==> flow/design.v <==
module surrounding(CLK,rst,EN,TRIG1,TRIG2,TRIG3,TRIG4,TRIG5,ECHO1,ECHO2,ECHO3,ECHO4,ECHO5,min,distance);
input CLK;                
input rst;                
input EN;                 
output reg [3:0] distance;
output reg TRIG1,TRIG2,TRIG3,TRIG4,TRIG5;          
input ECHO1,ECHO2,ECHO3,ECHO4,ECHO5;               
output reg [3:0] min;    
reg [24:0] count;
reg [24:0] count0,count1,count2,count3,count4,count5;
reg [24:0] countsg;
always @(posedge CLK)
begin
    if(rst)
    begin
        count<=0;
        TRIG1<=0;
        TRIG2<=0;
        TRIG3<=0;
        TRIG4<=0;
        TRIG5<=0;
    end
    else if(EN==1)
	 begin 
	     TRIG1<=0;
		  TRIG2<=0;
		  TRIG3<=0;
		  TRIG4<=0;
		  TRIG5<=0;
	 end
	 else if(EN==0)
	 begin
	     if(count==0|count==1)  
		  begin
		        TRIG1<=1;
		        TRIG2<=1;
		        TRIG3<=1;
		        TRIG4<=1;
		        TRIG5<=1;
				  count<=count+1;
		  end
		  else if(count==5000)         
		  begin 
		        TRIG1<=0;
		        TRIG2<=0;
		        TRIG3<=0;
		        TRIG4<=0;
		        TRIG5<=0;
		        count<=0;
		  end
		  else 
		  begin 
		        TRIG1<=0;
		        TRIG2<=0;
		        TRIG3<=0;
		        TRIG4<=0;
		        TRIG5<=0;
				  count<=count+1;
		  end
	  end
end
always @(posedge CLK)
if(rst)
begin
    count0<=0;
    count1<=0;
    count2<=0;
    count3<=0;
    count4<=0;
    count5<=0;
    min<=0;
    distance<=0;
end
else
begin
    if(count0==5000)
	 begin
	     count0<=0;
	     count1<=0;
		  count2<=0;
		  count3<=0;
		  count4<=0;
		  count5<=0;
		  min<=0;
    end	  
	 else
	 begin
		   count0<=count0+1;
	      if(ECHO1==1)
			begin 
				count1<=count1+1;
			end
			if(ECHO2==1)
			begin 
			count2<=count2+1;
			end
			if(ECHO3==1)
			begin 
			count3<=count3+1;
			end
			if(ECHO4==1)
			begin 
			count4<=count4+1;
			end
			if(ECHO5==1)
			begin 
				count5<=count5+1;
			end
	 end
	 if(ECHO1+ECHO2+ECHO3+ECHO4+ECHO5==4)
	 begin
	     if(count1>58&&count2>58&&count3>58&&count4>58&&count5>58)  
		  begin
		      min<=0;
				distance<=0;
        end
        else if(ECHO1==0)
        begin
            min<=1;
				distance<=count1*10/58;
        end
        else if(ECHO2==0)
        begin
            min<=2;
				distance<=count2*10/58;
        end
        else if(ECHO3==0)
        begin
            min<=3;
            distance<=count3*10/58;
		  end 
        else if(ECHO4==0)
        begin
            min<=4;
				distance<=count4*10/58;
        end
        else if(ECHO5==0)
        begin
            min<=5;
				distance<=count5*10/58;
        end			  
	 end
end
endmodule
module surrounding_driver(CLK,rst,CE20,EN,minsg,SG90);
input EN;                 
input [3:0] minsg;
output reg SG90;    
input CLK;                    
input rst;                    
input CE20;                   
reg [24:0] pwm;
reg [24:0] count;
always @(posedge CLK)
begin
	  if(rst) pwm<=0;
	  else if(CE20)
	  case(minsg)
		  0:begin pwm<=0; end
		  1:begin pwm<=40;  end
		  2:begin pwm<=60; end
		  3:begin pwm<=80; end
		  4:begin pwm<=100;end
		  5:begin pwm<=120; end
		  default: pwm<=0; 
	  endcase
end
always @(posedge CLK)
begin
     if(rst)
	  begin
	       count<=0;
	       SG90<=0;
	  end
     else if(count==1000)
	  begin
	       count<=0;
	  end
	  else if(count<pwm) 
	       begin 
			     SG90<=1;
				  count<=count+1;
			 end
	  else
	       begin
			     SG90<=0;
				  count<=count+1;
			 end
end
endmodule
module display_dis(clk,rst,distance,dig,seg);
input clk;
input rst;
input [3:0]distance;
output reg[3:0]dig;
output reg[6:0]seg;
reg[3:0]data1,data2;
reg[3:0]data;
reg q;
always@(posedge clk)
if(rst)
begin
data1<=0;data2<=0;
end
else
begin
data1<=distance%10;
data2<=distance/10;
end
always @(posedge clk)
if(rst)
begin
	q<=0;dig<=0;data<=0;
end
else
begin
	q<=q+1;
	case(q)
	1'd0 : begin dig<=4'b0001; data<=data1; end
	1'd1 : begin dig<=4'b0010; data<=data2; end
	endcase
end
always @(data)
begin 
	case(data)
   4'd0 : seg=7'b1111110;
   4'd1 : seg=7'b0110000;
   4'd2 : seg=7'b1101101;
   4'd3 : seg=7'b1111001;
   4'd4 : seg=7'b0110011;
   4'd5 : seg=7'b1011011;
   4'd6 : seg=7'b1011111;
   4'd7 : seg=7'b1110000;
   4'd8 : seg=7'b1111111;
   4'd9 : seg=7'b1111011;
   default : seg=7'b1111110;
   endcase
end
endmodule
module sur(
    input        CLK,
    input        rst,
    input        EN_sur,
    input        ECHO1,
    input        ECHO2,
    input        ECHO3,
    input        ECHO4,
    input        ECHO5,
    output       TRIG1,
    output       TRIG2,
    output       TRIG3,
    output       TRIG4,
    output       TRIG5,
    output       SG90,
    output [3:0] dig,
    output [6:0] seg,
    output [3:0] dis
);
wire [3:0] min;
wire [3:0] distance;
reg [24:0] count2;
reg        CLK2;
wire       CE20 = (count2 == 2000) && !CLK2;
always @(posedge CLK)
begin
    if (rst)
    begin
        count2 <= 0;
        CLK2   <= 0;
    end
    else if (count2 == 2000)
    begin
        count2 <= 0;
        CLK2   <= ~CLK2;
    end
    else
        count2 <= count2 + 1;
end
surrounding inst4(
    .CLK(CLK), .rst(rst), .EN(EN_sur),
    .TRIG1(TRIG1), .TRIG2(TRIG2), .TRIG3(TRIG3), .TRIG4(TRIG4), .TRIG5(TRIG5),
    .ECHO1(ECHO1), .ECHO2(ECHO2), .ECHO3(ECHO3), .ECHO4(ECHO4), .ECHO5(ECHO5),
    .min(min), .distance(distance)
);
surrounding_driver inst1(
    .CLK(CLK), .rst(rst), .CE20(CE20), .EN(EN_sur), .minsg(min), .SG90(SG90)
);
display_dis inst(
    .clk(CLK), .rst(rst), .distance(distance), .dig(dig), .seg(seg)
);
assign dis = distance;
endmodule
Ticket comment

From RTL to reports: sur:

Tool output for the design above before and after an edit, in the order of the flow.
Lines under "before" count in the file above, lines under "after" in the edited file.
"change" is "after" less "before", of the values as shown; "rel. change" is that difference over "before", in percent.
Operators: Yosys type, input widths -> output width; for muxes data width and select width s.
Library cell names are shortened.
The mark - stands for no value.

* top: sur
* clock input: CLK
* cell library: sky130hd
* corner: tt_025C_1v80

Edit of the RTL:

Unified diff, file above to edited file.
A script made this edit. It changes what the design does and was not meant as an optimisation.

```diff
@@ -201,11 +201,11 @@
 if(rst)
 begin
-data1<=0;data2<=0;
+data1<=0;
 end
 else
 begin
 data1<=distance%10;
-data2<=distance/10;
-end
+end
+always @(*) data2 = distance/10;
 always @(posedge clk)
 if(rst)
```

Word-level counts:

Counts by Yosys on the flattened word-level netlist (proc, flatten, opt, wreduce; memories kept). Print and check cells are left out. Cells with the same type and inputs are merged into one.
Memory sizes are those after Yosys's memory passes, which may raise the word count (mostly to a power of two), join words into wider ones and drop unused or constant bits.

Word-level totals
* register bits after elaboration: before 274, after 270, change -4, rel. change -1.46%
* ROM bits: before 112, after 112, change 0, rel. change 0.00%
* word width x clocked read ports: before 7, after 7, change 0, rel. change 0.00%
* memory cells: before 1, after 1, change 0, rel. change 0.00%
* bits of input ports: before 8, after 8, change 0, rel. change 0.00%
* output and inout bits: before 21, after 21, change 0, rel. change 0.00%
* word-level cells: before 101, after 100, change -1, rel. change -0.99%

Memories
* words x width with read and write ports: before 16 x 7 bit 1R0W, after 16 x 7 bit 1R0W

Cells by class
* add/sub/neg operators: before 14, after 14, change 0, rel. change 0.00%
* multiply operators: before 5, after 5, change 0, rel. change 0.00%
* divide/modulo/power cells: before 7, after 7, change 0, rel. change 0.00%
* order comparisons: before 6, after 6, change 0, rel. change 0.00%
* eq/ne operators: before 12, after 12, change 0, rel. change 0.00%
* muxes and demuxes: before 22, after 22, change 0, rel. change 0.00%
* bitwise gates (word level): before 3, after 3, change 0, rel. change 0.00%
* reductions and logical operators: before 12, after 12, change 0, rel. change 0.00%

Operators with widths
* $mux 4: before 15, after 15, change 0, rel. change 0.00%
* $add 25x1->25 const B: before 9, after 9, change 0, rel. change 0.00%
* $div 32x6->32 const B: before 5, after 5, change 0, rel. change 0.00%
* $gt 25x6->1 const B: before 5, after 5, change 0, rel. change 0.00%
* $logic_and 1x1->1: before 5, after 5, change 0, rel. change 0.00%
* $mul 25x3->28 const B: before 5, after 5, change 0, rel. change 0.00%
* $reduce_or 2->1: before 4, after 4, change 0, rel. change 0.00%
* $add 32x1->32: before 3, after 3, change 0, rel. change 0.00%
* $eq 25x13->1 const B: before 2, after 2, change 0, rel. change 0.00%
* $eq 4x2->1 const B: before 2, after 2, change 0, rel. change 0.00%
* $eq 4x3->1 const B: before 2, after 2, change 0, rel. change 0.00%
* $mux 1: before 2, after 2, change 0, rel. change 0.00%
* $mux 25: before 2, after 2, change 0, rel. change 0.00%
* $not 1->1: before 2, after 2, change 0, rel. change 0.00%
* $pmux 4 s2: before 2, after 2, change 0, rel. change 0.00%
* $add 1x1->1 const B: before 1, after 1, change 0, rel. change 0.00%
* $add 1x1->2: before 1, after 1, change 0, rel. change 0.00%
* $div 4x4->32 const B: before 1, after 1, change 0, rel. change 0.00%
* $eq 25x1->1 const B: before 1, after 1, change 0, rel. change 0.00%
* $eq 25x10->1 const B: before 1, after 1, change 0, rel. change 0.00%
* $eq 25x11->1 const B: before 1, after 1, change 0, rel. change 0.00%
* $eq 32x3->1 const B: before 1, after 1, change 0, rel. change 0.00%
* $eq 4x1->1 const B: before 1, after 1, change 0, rel. change 0.00%
* $logic_not 1->1: before 1, after 1, change 0, rel. change 0.00%
* $logic_not 25->1: before 1, after 1, change 0, rel. change 0.00%
* $lt 25x25->1: before 1, after 1, change 0, rel. change 0.00%
* $mod 4x4->32 const B: before 1, after 1, change 0, rel. change 0.00%
* $ne 6x5->1 const B: before 1, after 1, change 0, rel. change 0.00%

The list need not be complete.

Depth:

Depth = most cells in a row (Yosys ltp): at word level without a register or memory, in the mapped netlist without a sequential cell, where the memories' decode and read muxes count.

Depth
* depth in word-level cells: before 9, after 9, change 0, rel. change 0.00%
* ABC_AREA: before 0, after 0
* depth in mapped cells: before 71, after 71, change 0, rel. change 0.00%

After synthesis:

The flow's flattened synthesis, as Yosys stat reports it; memories are mapped. The netlist is that of the ABC_AREA named above (0 if unset); the other value can give another one.

Cells by type
* and3_1: before 81, after 61, change -20, rel. change -24.69%
* nand2_1: before 293, after 274, change -19, rel. change -6.48%
* inv_1: before 98, after 82, change -16, rel. change -16.33%
* or3_1: before 53, after 37, change -16, rel. change -30.19%
* a21o_1: before 64, after 49, change -15, rel. change -23.44%
* a21oi_1: before 233, after 219, change -14, rel. change -6.01%
* xor2_1: before 161, after 175, change +14, rel. change +8.70%
* xnor2_1: before 133, after 119, change -14, rel. change -10.53%
* a211oi_1: before 58, after 44, change -14, rel. change -24.14%
* o21a_1: before 35, after 22, change -13, rel. change -37.14%
* nand4_1: before 75, after 64, change -11, rel. change -14.67%
* nand2b_1: before 12, after 23, change +11, rel. change +91.67%
* nor2_1: before 401, after 411, change +10, rel. change +2.49%
* nor2b_1: before 23, after 33, change +10, rel. change +43.48%
* nand3_1: before 128, after 137, change +9, rel. change +7.03%
* clkbuf_1: before 67, after 58, change -9, rel. change -13.43%
* nor3_1: before 66, after 75, change +9, rel. change +13.64%
* o21ai_1: before 33, after 24, change -9, rel. change -27.27%

The list need not be complete.

Mapped netlist
* cells in the netlist: before 3396, after 3267, change -129, rel. change -3.80%
* mapped area (um^2): before 26445.4, after 25421.9, change -1023.5, rel. change -3.87%
* sequential area (um^2): before 5124.9, after 5104.9, change -20.0, rel. change -0.39%
* mapped flip-flops: before 256, after 255, change -1, rel. change -0.39%
* buffer cells: before 137, after 111, change -26, rel. change -18.98%

By module: a second synthesis without flattening, with its own total; a netlist apart from the flattened one above.

Unflattened totals
* cells (unflattened synthesis): before 3405, after 3406, change +1, rel. change +0.03%
* area total of the unflattened synthesis (um^2): before 26007.4, after 26007.4, change 0.0, rel. change 0.00%

Each row is one instance without its submodules.

By module, before
* surrounding: instances 1, cells 3013, area 22576.7 um^2, sequential area 3683.5 um^2
* surrounding_driver: instances 1, cells 183, area 1586.5 um^2, sequential area 620.6 um^2
* sur: instances 1, cells 146, area 1228.7 um^2, sequential area 520.5 um^2
* display_dis: instances 1, cells 63, area 615.6 um^2, sequential area 280.3 um^2

By module, after
* surrounding: instances 1, cells 3013, area 22576.7 um^2, sequential area 3683.5 um^2
* surrounding_driver: instances 1, cells 183, area 1586.5 um^2, sequential area 620.6 um^2
* sur: instances 1, cells 146, area 1228.7 um^2, sequential area 520.5 um^2
* display_dis: instances 1, cells 64, area 615.6 um^2, sequential area 260.2 um^2

Path before layout:

Path of least setup slack by OpenSTA after synthesis, without wires, with an ideal clock, recovery checks aside; 20% of the period is set as input and as output delay. Where synthesis merged equal registers, the netlist keeps one of their names.

Timing path after synthesis
* path kind: before in2reg, after in2reg
* from: before input port ECHO4, after input port ECHO2
* to: before register inst4.distance[1], after register inst4.distance[0]
* period (ns): before 25.0, after 25.0, change 0.0, rel. change 0.00%
* input delay (ns): before 5.000, after 5.000, change 0.000, rel. change 0.00%
* library setup time (ns): before 0.059, after 0.121, change +0.062
* launch time at the first pin (ns): before 5.000, after 5.000, change 0.000, rel. change 0.00%
* arrival (ns): before 17.815, after 18.662, change +0.847, rel. change +4.75%
* required time (ns): before 24.941, after 24.879, change -0.062, rel. change -0.25%
* setup slack (ns): before 7.126, after 6.217, change -0.909
* path delay (ns): before 12.874, after 13.783, change +0.909, rel. change +7.06%
* stages: before 60, after 60, change 0, rel. change 0.00%
* synthesis period reached (ns): before 17.874, after 18.783, change +0.909, rel. change +5.09%

"path delay" is the arrival time less input delay plus setup time.
"stages" counts driving pins, that of a launching flip-flop among them; a cell with two outputs on the path counts twice.
"synthesis period reached" = period - worst setup slack (recovery checks aside). The figure is calculated, with input and output delays left at 20% of the set period.
Between the ends stands the longest chain of elaborated cells between them, by number of cells; it is not shown to be the way that was timed. Of several equally long chains one is given.
Each line given opens the expression or statement behind the cell; cells for indexed reads and writes are added by Yosys, which also makes memories of some case tables.
At most two assigning lines are given for a register; there are more.

Between the ends, after synthesis, before:
* path through: nand2_1 or3_1 a211oi_1 a211oi_1 o221ai_2 o211ai_4 nor2_1 o21ai_0 o41ai_2 nand3_1 and3_1 buf_6 a32o_1 or3_4 buf_6 o211ai_2 nor3_1 a221o_1 (+24 left out) mux2i_1 o21ai_2 a21oi_1 o221ai_4 mux2i_2 and4_1 o221a_4 o2111ai_2 a41oi_2 buf_6 mux2_1 nor2_1 or2_1 a21oi_1 a311oi_2 inv_1 o31ai_1 a22o_1

Ends and longest elaborated chain, after synthesis, before
* start, declared: line 247 `input        ECHO4,`
* end, assigned: line 120 `distance<=count1*10/58;`
* end, assigned: line 125 `distance<=count2*10/58;`
* end, declared: line 5 `output reg [3:0] distance;`

before: Chain of elaborated cells between the ends: none given.

Between the ends, after synthesis, after:
* path through: nor2b_1 or4b_2 a21oi_1 nor4_4 a311oi_2 nor2_1 a311oi_1 or2_1 buf_4 nor4_2 o311ai_4 a21oi_2 or2_1 buf_2 o32ai_4 a211oi_4 or4_1 a31oi_1 (+24 left out) mux2_2 or3_1 o2bb2ai_1 o211a_1 o22ai_2 nor2_1 or4b_1 a22oi_2 a21oi_2 buf_6 maj3_2 mux2i_1 or2_2 nor3_2 o31a_1 a2111oi_2 o221a_1 o31ai_1
* cells in the longest elaborated chain: 6

Ends and longest elaborated chain, after synthesis, after
* start, declared: line 245 `input        ECHO2,`
* $add 1x1->2: line 110 `if(ECHO1+ECHO2+ECHO3+ECHO4+ECHO5==4)`
* $add 32x1->32 (3 in a row): line 110
* $eq 32x3->1: line 110
* $reduce_and 2->1
* end, assigned: line 120 `distance<=count1*10/58;`
* end, assigned: line 125 `distance<=count2*10/58;`
* end, declared: line 5 `output reg [3:0] distance;`

Path in the finished layout:

Path of least setup slack in the final report of each run of set A (OpenROAD, finished layout, wires in). Where an end is a register, its clock arrival counts in the times.

Timing path after layout
* path kind: before in2reg, after in2reg
* from: before input port ECHO3, after input port ECHO4
* to: before register inst4.distance[1], after register inst4.distance[0]
* period (ns): before 25.0, after 25.0, change 0.0, rel. change 0.00%
* input delay (ns): before 5.00, after 5.00, change 0.00, rel. change 0.00%
* library setup time (ns): before 0.05, after 0.11, change +0.06
* launch time at the first pin (ns): before 5.00, after 5.00, change 0.00, rel. change 0.00%
* arrival (ns): before 22.12, after 22.80, change +0.68, rel. change +3.07%
* required time (ns): before 25.54, after 25.42, change -0.12, rel. change -0.47%
* setup slack (ns): before 3.41, after 2.62, change -0.79
* stages: before 55, after 56, change +1, rel. change +1.82%

Between the ends stands the longest chain of elaborated cells between them, by number of cells; it is not shown to be the way that was timed. Of several equally long chains one is given.
At most two assigning lines are given for a register; there are more.

Between the ends, after layout, before:
* path through: buf_2 buf_4 nand2_1 or3_1 a211oi_1 a211oi_1 o221ai_2 o211ai_4 nor2_1 o21ai_0 o41ai_2 nand3_1 and3_1 a32o_1 or3_4 o221ai_2 a21o_1 o211a_1 (+19 left out) o22a_2 or2_1 mux2i_1 o21ai_2 a21oi_1 o221ai_4 a21oi_4 xnor2_1 o211ai_1 a41oi_2 mux2_1 nor2_1 or2_1 a21oi_1 a311oi_2 inv_1 o31ai_1 a22o_1
* cells in the longest elaborated chain: 5

Ends and longest elaborated chain, after layout, before
* start, declared: line 246 `input        ECHO3,`
* $add 32x1->32 (3 in a row): line 110 `if(ECHO1+ECHO2+ECHO3+ECHO4+ECHO5==4)`
* $eq 32x3->1: line 110
* $reduce_and 2->1
* end, assigned: line 120 `distance<=count1*10/58;`
* end, assigned: line 125 `distance<=count2*10/58;`
* end, declared: line 5 `output reg [3:0] distance;`

Between the ends, after layout, after:
* path through: buf_2 inv_1 nor2_1 nand4_1 o2111ai_1 nor2_1 or4_1 o31a_1 o22ai_1 a21boi_2 nor4_2 nor3_1 o31ai_4 a2bb2oi_4 nor2_1 xnor2_1 or4_1 nand3_1 (+20 left out) o22ai_1 o31a_1 or2_1 nor2_1 mux2i_1 o22a_1 nor3_1 or4b_1 a22oi_2 a21oi_2 o31a_1 o21bai_1 nand3_1 a31oi_1 o21ai_1 a2111oi_2 o221a_1 o31ai_1

Ends and longest elaborated chain, after layout, after
* start, declared: line 247 `input        ECHO4,`
* end, assigned: line 120 `distance<=count1*10/58;`
* end, assigned: line 125 `distance<=count2*10/58;`
* end, declared: line 5 `output reg [3:0] distance;`

after: Chain of elaborated cells between the ends: none given.

Flow runs:

Both versions went through the flow (Yosys, OpenROAD) with the same settings in each pair. Constraints: input delay and output delay 20% of the set period each, output load 0.01 pF.

Settings, set A:
* CORE_UTILIZATION: 40
* period_ns: 25.0
* CAP_MARGIN: 20
* CORE_MARGIN: 2
* SLEW_MARGIN: 20

Measured results, set A
* netlist area reported by Yosys (um^2): before 26445.4, after 25421.9, change -1023.5, rel. change -3.87%
* die size (um^2): before 68186.3, after 65587.2, change -2599.1, rel. change -3.81%
* standard-cell area after layout (um^2): before 28228.3, after 27417.5, change -810.8, rel. change -2.87%
* utilization of the finished layout: before 0.43, after 0.435, change +0.005
* worst slack on setup checks (ns): before 3.413, after 2.624, change -0.789
* sum of negative setup slack (ns): before 0.000, after 0.000, change 0.000
* worst hold slack after layout (ns): before 0.474, after 0.467, change -0.007
* period reached (ns): before 21.587, after 22.376, change +0.789, rel. change +3.65%

Settings, set B:
* CELL_PAD_IN_SITES_GLOBAL_PLACEMENT: 3
* CORE_ASPECT_RATIO: 0.92
* CORE_UTILIZATION: 23
* CTS_CLUSTER_DIAMETER: 168
* CTS_CLUSTER_SIZE: 14
* PLACE_DENSITY: 0.54
* SETUP_SLACK_MARGIN: 2.57
* SLEW_MARGIN: 40
* period_ns: 24.2
* CAP_MARGIN: 20
* CORE_MARGIN: 2

Measured results, set B
* netlist area reported by Yosys (um^2): before 26445.4, after 25421.9, change -1023.5, rel. change -3.87%
* die size (um^2): before 117710.0, after 113208.0, change -4502.0, rel. change -3.82%
* standard-cell area after layout (um^2): before 28957.8, after 28177.0, change -780.8, rel. change -2.70%
* utilization of the finished layout: before 0.254, after 0.258, change +0.004
* worst slack on setup checks (ns): before 3.845, after 3.601, change -0.244
* sum of negative setup slack (ns): before 0.000, after 0.000, change 0.000
* worst hold slack after layout (ns): before 0.480, after 0.466, change -0.014
* period reached (ns): before 20.355, after 20.599, change +0.244, rel. change +1.20%

By "period reached" is meant the clock period of the run minus its worst setup slack. This is arithmetic on one report: input and output delays are still those of the set period (20% each).
